==> flow/design.v <==
module PPU (
    input clk,
    input rst,
    input i_en,
    input [32-1:0] data_in,
    input [11:0] scaling_factor,
    output logic[6:0] data_out,
    output logic valid,
    output logic [31:0] data_in_out
);
logic [32 - 1:0] relu_out;
logic [32:0] data_shift;
logic [7:0] data_quant;
logic [8:0] data_temp;
always @(*) begin
    relu_out = (data_in[32 - 1])? 32'd0 : data_in;
    /*verilator lint_off WIDTHEXPAND*/
    /*verilator lint_off WIDTHTRUNC*/
    data_shift = ({relu_out, 1'b0} / scaling_factor);
    /*verilator lint_on WIDTHTRUNC*/
    /*verilator lint_on WIDTHEXPAND*/
    data_temp = (data_shift > 127)? 254 : data_shift[8:0] + {8'b0, data_shift[0]};
end
always @(posedge clk) begin
    if(rst) begin
        valid <= 1'd0;
        data_out <= 7'd0;
        data_in_out <= 32'd0;
    end
    else begin
        valid <= i_en;
        data_out <= (i_en)? data_temp[7:1] : 7'd0;
        data_in_out <= data_in;
    end
end
endmodule
# ---- Step by step through the tools: PPU
# Each step is given for the RTL above and for the edited RTL.
# "orig" refers to lines of the RTL above, "edited" to lines of the edited file.
# "delta" is "edited" less "orig", of the values as shown.
# Cell names lack the library's common part.
# The mark n/a stands for no value.
dict set report inputs {
  design {PPU}
  clock {clk}
  cell_library {sky130hd}
  pvt_corner {tt_025C_1v80}
}

# ---- Edit of the RTL
# Unified diff, file above to edited file.
# The edited RTL no longer does the same as the RTL above: the edit was made by script, with no optimisation intended.
# begin of diff
@@ -4,9 +4,11 @@
     input i_en,
     input [32-1:0] data_in,
-    input [11:0] scaling_factor,
+    input [11:0] scaling_factor_in,
     output logic[6:0] data_out,
     output logic valid,
     output logic [31:0] data_in_out
 );
+reg [11:0] scaling_factor;
+always @(posedge clk) scaling_factor <= scaling_factor_in;
 logic [32 - 1:0] relu_out;
 logic [32:0] data_shift;
# end of diff

# ---- After elaboration
# Yosys after proc, flatten, opt, wreduce and memory -nomap, before mapping. Memory bits, and registers merged into a memory's read port (data or address), are not among the register bits. Print and check cells are not counted. Equal cells are merged and count once.
# element orig edited delta
set word_totals {}
lappend word_totals {ff_bits 40 52 12}
lappend word_totals {output_inout_bits 40 40 0}
lappend word_totals {elab_cells 10 11 1}
# element orig edited delta
set classes {}
lappend classes {reduce_and_logical 1 1 0}
lappend classes {bitwise 1 1 0}
lappend classes {mux 2 2 0}
lappend classes {compare 1 1 0}
lappend classes {n_addsub 1 1 0}
lappend classes {div 1 1 0}
# op orig edited delta
set op_table {}
lappend op_table {{8-bit by 1-bit adder with 8-bit output} 1 1 0}
lappend op_table {{33-bit by 12-bit divider with 33-bit output} 1 1 0}
lappend op_table {{33-bit by 7-bit greater-than comparator with 1-bit output with constant B} 1 1 0}
lappend op_table {{31-bit 2-to-1 mux} 1 1 0}
lappend op_table {{8-bit 2-to-1 mux} 1 1 0}
lappend op_table {{1-bit NOT} 1 1 0}
lappend op_table {{2-bit OR reduction} 1 1 0}

# ---- Logic depth
# Longest topological path by Yosys (ltp), each cell counted once; first at word level (registers and memories cut), then after technology mapping (sequential cells cut; the memories' decode and read muxes count).
# element orig edited delta
set logic_depth {}
lappend logic_depth {ltp_word 4 4 0}
lappend logic_depth {abc_area 0 0 n/a}
lappend logic_depth {ltp_mapped 495 500 5}
lappend logic_depth {ltp_nobuf 450 459 9}

# ---- After synthesis
# Yosys stat after the flow's synthesis: flattened, memories mapped to cells. It holds for the ABC_AREA given above (unset counts as 0); a run with the other value may have another netlist.
# type orig edited delta
set by_type {}
lappend by_type {nor2_1 324 306 -18}
lappend by_type {o21ai_0 157 140 -17}
lappend by_type {a21o_1 91 74 -17}
lappend by_type {nand4_1 53 36 -17}
lappend by_type {inv_1 80 65 -15}
lappend by_type {xor2_1 77 62 -15}
lappend by_type {o31ai_1 93 107 14}
lappend by_type {dfxtp_1 40 52 12}
lappend by_type {nand2_1 281 292 11}
lappend by_type {nand3_1 69 80 11}
lappend by_type {a211oi_1 37 26 -11}
lappend by_type {a31o_2 16 6 -10}
lappend by_type {a211o_1 12 21 9}
lappend by_type {buf_2 9 18 9}
lappend by_type {a41oi_1 3 12 9}
lappend by_type {a31oi_1 39 31 -8}
lappend by_type {and2_1 22 30 8}
lappend by_type {a21oi_1 201 208 7}
# Not every row of either side is listed.
# element orig edited delta
set mapped {}
lappend mapped {cell_count 3358 3251 -107}
lappend mapped {buffers 81 76 -5}
lappend mapped {area_um2 23749.0 23187.2 -561.8}
lappend mapped {flip_flops 40 52 12}
lappend mapped {seq_area_um2 800.8 1041.0 240.2}

# ---- Timing after synthesis
# Path of least setup slack by OpenSTA after synthesis, without wires, with an ideal clock, recovery checks aside; 20% of the period is set as input and as output delay. Where synthesis merged equal registers, the netlist keeps one of their names.
# element orig edited delta
set synth_timing {}
lappend synth_timing {kind {input to register} {input to register} n/a}
lappend synth_timing {start {in scaling_factor[0]} {in data_in[31]} n/a}
lappend synth_timing {end {reg data_out[0]} {reg data_out[2]} n/a}
lappend synth_timing {required_ns 119.930 119.930 0.000}
lappend synth_timing {setup_ns 0.070 0.070 0.000}
lappend synth_timing {path_delay_ns 94.743 92.833 -1.910}
lappend synth_timing {in_delay_ns 24.000 24.000 0.000}
lappend synth_timing {t_arrival_ns 118.673 116.763 -1.910}
lappend synth_timing {path_stages 474 478 4}
lappend synth_timing {clock_period_ns 120.0 120.0 0.0}
lappend synth_timing {path_buffers 48 46 -2}
lappend synth_timing {setup_slack_ns 1.257 3.167 1.910}
lappend synth_timing {period_less_setup_slack_ns 118.743 116.833 -1.910}
# "path_delay_ns" = arrival - input delay + setup time.
# "path_stages": output pins that drive a net of the path, with the launching flip-flop's if there is one; two outputs of one cell count as two.
# "period_less_setup_slack_ns" is the clock period less the worst setup slack; recovery checks do not enter. This is arithmetic on one report: input and output delays are still those of the set period (20% each).
# The rows between start and end are the longest chain of elaborated cells between them; the timing report does not say that the signal goes this way. Where chains are equally long, one stands for them.
# Each line given opens the expression or statement behind the cell; cells for indexed reads and writes are added by Yosys, which also makes memories of some case tables.
dict set report synth_between_orig {
  path_cell_list {inv_1 ha_1 or4_1 nor4_1 a211oi_1 inv_1 ha_1 o211ai_1 a21oi_1 o21a_1 ha_1 o21a_1 nor4_1 or3_1 buf_2 nor2_1 or2_2 ha_1 (+438 left out) ha_1 nor2b_1 o21a_1 o21ai_0 nand2b_1 a21oi_1 o21ai_0 a21oi_1 nor2b_1 o21ai_0 o22ai_1 or4_1 o32ai_2 o2111ai_2 ha_1 or2_2 o21a_1 a21oi_1}
  elab_chain_cells 3
  cells_between 4
  cone_lines 2
  cone_classes {1 x add/sub; 1 x div; 1 x compare; 1 x mux}
}
# element line_no
set synth_lines_orig {}
lappend synth_lines_orig {{start, declared} 6} ;# input [11:0] scaling_factor,
lappend synth_lines_orig {{33-bit by 12-bit divider with 33-bit output} 19} ;# data_shift = ({relu_out, 1'b0} / scaling_factor);
lappend synth_lines_orig {{8-bit by 1-bit adder with 8-bit output} 22} ;# data_temp = (data_shift > 127)? 254 : data_shift[8:0] + {8'b0, data_shift[0]};
lappend synth_lines_orig {{8-bit 2-to-1 mux} 22}
lappend synth_lines_orig {{end, assigned} 27} ;# data_out <= 7'd0;
lappend synth_lines_orig {{end, assigned} 32} ;# data_out <= (i_en)? data_temp[7:1] : 7'd0;
lappend synth_lines_orig {{end, declared} 7} ;# output logic[6:0] data_out,
dict set report synth_between_edited {
  path_cell_list {clkbuf_1 clkbuf_1 clkbuf_1 nor2_1 ha_1 o21a_1 o21ai_0 o21ai_0 o31ai_1 ha_1 o211ai_1 and2_1 a21oi_1 o32ai_1 ha_1 o21a_1 o22ai_1 nor4_1 (+442 left out) nand2b_1 a21oi_1 nor2b_1 o21ai_0 nand2b_1 a21oi_1 o21ai_0 a21oi_1 o211ai_1 nor3_1 nand4_1 or3_1 a211oi_2 o2111ai_2 ha_1 o21ai_0 mux2i_1 a21oi_1}
  elab_chain_cells 4
  cells_between 5
  cone_lines 3
  cone_classes {1 x add/sub; 1 x div; 1 x compare; 2 x mux}
}
# element line_no
set synth_lines_edited {}
lappend synth_lines_edited {{start, declared} 5} ;# input [32-1:0] data_in,
lappend synth_lines_edited {{31-bit 2-to-1 mux} 18} ;# relu_out = (data_in[32 - 1])? 32'd0 : data_in;
lappend synth_lines_edited {{33-bit by 12-bit divider with 33-bit output} 21} ;# data_shift = ({relu_out, 1'b0} / scaling_factor);
lappend synth_lines_edited {{8-bit by 1-bit adder with 8-bit output} 24} ;# data_temp = (data_shift > 127)? 254 : data_shift[8:0] + {8'b0, data_shift[0]};
lappend synth_lines_edited {{8-bit 2-to-1 mux} 24}
lappend synth_lines_edited {{end, assigned} 29} ;# data_out <= 7'd0;
lappend synth_lines_edited {{end, assigned} 34} ;# data_out <= (i_en)? data_temp[7:1] : 7'd0;
lappend synth_lines_edited {{end, declared} 7} ;# output logic[6:0] data_out,

# ---- Worst path after layout
# From the final timing report of the runs of pair 1: the path of least setup slack in the routed layout; clock arrival at registers is part of the times.
# element orig edited delta
set layout_timing {}
lappend layout_timing {kind {input to register} {input to register} n/a}
lappend layout_timing {start {in data_in[30]} {in data_in[30]} n/a}
lappend layout_timing {end {reg data_out[0]} {reg data_out[2]} n/a}
lappend layout_timing {clock_period_ns 115.0 115.0 0.0}
lappend layout_timing {in_delay_ns 23.00 23.00 0.00}
lappend layout_timing {t_arrival_ns 109.83 109.38 -0.45}
lappend layout_timing {setup_ns 0.07 0.07 0.00}
lappend layout_timing {required_ns 115.23 115.24 0.01}
lappend layout_timing {path_stages 448 456 8}
lappend layout_timing {setup_slack_ns 5.40 5.86 0.46}
lappend layout_timing {path_buffers 14 21 7}
# The rows between start and end are the longest chain of elaborated cells between them; the timing report does not say that the signal goes this way. Where chains are equally long, one stands for them.
dict set report layout_between_orig {
  path_cell_list {clkdlybuf4s50_1 nor2b_2 ha_1 or4_1 nor4_2 a211oi_2 inv_1 ha_1 o211ai_1 nand2_1 o211a_1 a21oi_1 ha_2 o21a_1 o21ai_2 or3_4 nor2_1 or2_2 (+412 left out) ha_1 nor2b_1 o21a_1 o21ai_0 nand2b_1 a21oi_1 o21ai_0 a21oi_1 nor2b_1 o21ai_1 o22ai_1 or4_1 o32ai_2 o2111ai_2 ha_2 or2_2 o21a_1 a21oi_1}
  elab_chain_cells 4
  cells_between 5
  cone_lines 3
  cone_classes {1 x add/sub; 1 x div; 1 x compare; 2 x mux}
}
# element line_no
set layout_lines_orig {}
lappend layout_lines_orig {{start, declared} 5} ;# input [32-1:0] data_in,
lappend layout_lines_orig {{31-bit 2-to-1 mux} 16} ;# relu_out = (data_in[32 - 1])? 32'd0 : data_in;
lappend layout_lines_orig {{33-bit by 12-bit divider with 33-bit output} 19} ;# data_shift = ({relu_out, 1'b0} / scaling_factor);
lappend layout_lines_orig {{8-bit by 1-bit adder with 8-bit output} 22} ;# data_temp = (data_shift > 127)? 254 : data_shift[8:0] + {8'b0, data_shift[0]};
lappend layout_lines_orig {{8-bit 2-to-1 mux} 22}
lappend layout_lines_orig {{end, assigned} 27} ;# data_out <= 7'd0;
lappend layout_lines_orig {{end, assigned} 32} ;# data_out <= (i_en)? data_temp[7:1] : 7'd0;
lappend layout_lines_orig {{end, declared} 7} ;# output logic[6:0] data_out,
dict set report layout_between_edited {
  path_cell_list {clkdlybuf4s50_1 inv_1 nor2_1 ha_1 o21a_1 o21ai_1 o21ai_0 o31ai_1 ha_1 o211ai_1 and2_1 a21oi_1 o32ai_2 ha_1 o21a_1 o22ai_4 or2_2 a31oi_1 (+420 left out) nand2b_1 a21oi_1 nor2b_1 o21ai_0 nand2b_1 a21oi_1 o21ai_0 a21oi_1 o211ai_1 nor3_1 nand4_1 or3_1 a211oi_2 o2111ai_4 ha_2 o21ai_0 mux2i_1 a21oi_1}
  elab_chain_cells 4
  cells_between 5
  cone_lines 3
  cone_classes {1 x add/sub; 1 x div; 1 x compare; 2 x mux}
}
# element line_no
set layout_lines_edited {}
lappend layout_lines_edited {{start, declared} 5} ;# input [32-1:0] data_in,
lappend layout_lines_edited {{31-bit 2-to-1 mux} 18} ;# relu_out = (data_in[32 - 1])? 32'd0 : data_in;
lappend layout_lines_edited {{33-bit by 12-bit divider with 33-bit output} 21} ;# data_shift = ({relu_out, 1'b0} / scaling_factor);
lappend layout_lines_edited {{8-bit by 1-bit adder with 8-bit output} 24} ;# data_temp = (data_shift > 127)? 254 : data_shift[8:0] + {8'b0, data_shift[0]};
lappend layout_lines_edited {{8-bit 2-to-1 mux} 24}
lappend layout_lines_edited {{end, assigned} 29} ;# data_out <= 7'd0;
lappend layout_lines_edited {{end, assigned} 34} ;# data_out <= (i_en)? data_temp[7:1] : 7'd0;
lappend layout_lines_edited {{end, declared} 7} ;# output logic[6:0] data_out,

# ---- Measured runs
# Both versions went through the flow (Yosys, OpenROAD) with the same settings in each pair. Constraints: input delay and output delay 20% of the set period each, output load 0.01 pF.
dict set report settings_pair_1 {
  CORE_UTILIZATION 40
  period_ns 115.0
  CAP_MARGIN 20
  CORE_MARGIN 2
  SLEW_MARGIN 20
}
# element orig edited delta
set results_pair_1 {}
lappend results_pair_1 {total_negative_slack_ns 0.000 0.000 0.000}
lappend results_pair_1 {setup_ws_ns 5.396 5.859 0.463}
lappend results_pair_1 {holdWs_ns 23.282 2.032 -21.250}
lappend results_pair_1 {timing.achieved_period_ns 109.604 109.141 -0.463}
lappend results_pair_1 {final_stdcell_area_um2 27876.7 26972.1 -904.6}
lappend results_pair_1 {final_die_area_um2 61338.0 59909.9 -1428.1}
lappend results_pair_1 {finalUtil_frac 0.473 0.469 -0.004}
lappend results_pair_1 {ys_area_um2 23749.0 23187.2 -561.8}
dict set report settings_pair_2 {
  CORE_MARGIN 4
  CORE_UTILIZATION 38
  CTS_CLUSTER_SIZE 38
  GPL_TIMING_DRIVEN 1
  MIN_ROUTING_LAYER {met1}
  PLACE_DENSITY_LB_ADDON 0.11
  SETUP_SLACK_MARGIN 3.99
  SLEW_MARGIN 15
  TNS_END_PERCENT 20
  period_ns 90.1
  CAP_MARGIN 20
}
# element orig edited delta
set results_pair_2 {}
lappend results_pair_2 {total_negative_slack_ns -54.465 -52.347 2.118}
lappend results_pair_2 {setup_ws_ns -7.858 -7.503 0.355}
lappend results_pair_2 {holdWs_ns 18.317 2.124 -16.193}
lappend results_pair_2 {timing.achieved_period_ns 97.958 97.603 -0.355}
lappend results_pair_2 {final_stdcell_area_um2 39738.1 38804.7 -933.4}
lappend results_pair_2 {final_die_area_um2 66561.4 65035.2 -1526.2}
lappend results_pair_2 {finalUtil_frac 0.643 0.643 0.000}
lappend results_pair_2 {ys_area_um2 23749.0 23187.2 -561.8}
# "timing.achieved_period_ns" = clock period - worst setup slack. The figure is calculated, with input and output delays left at 20% of the set period.
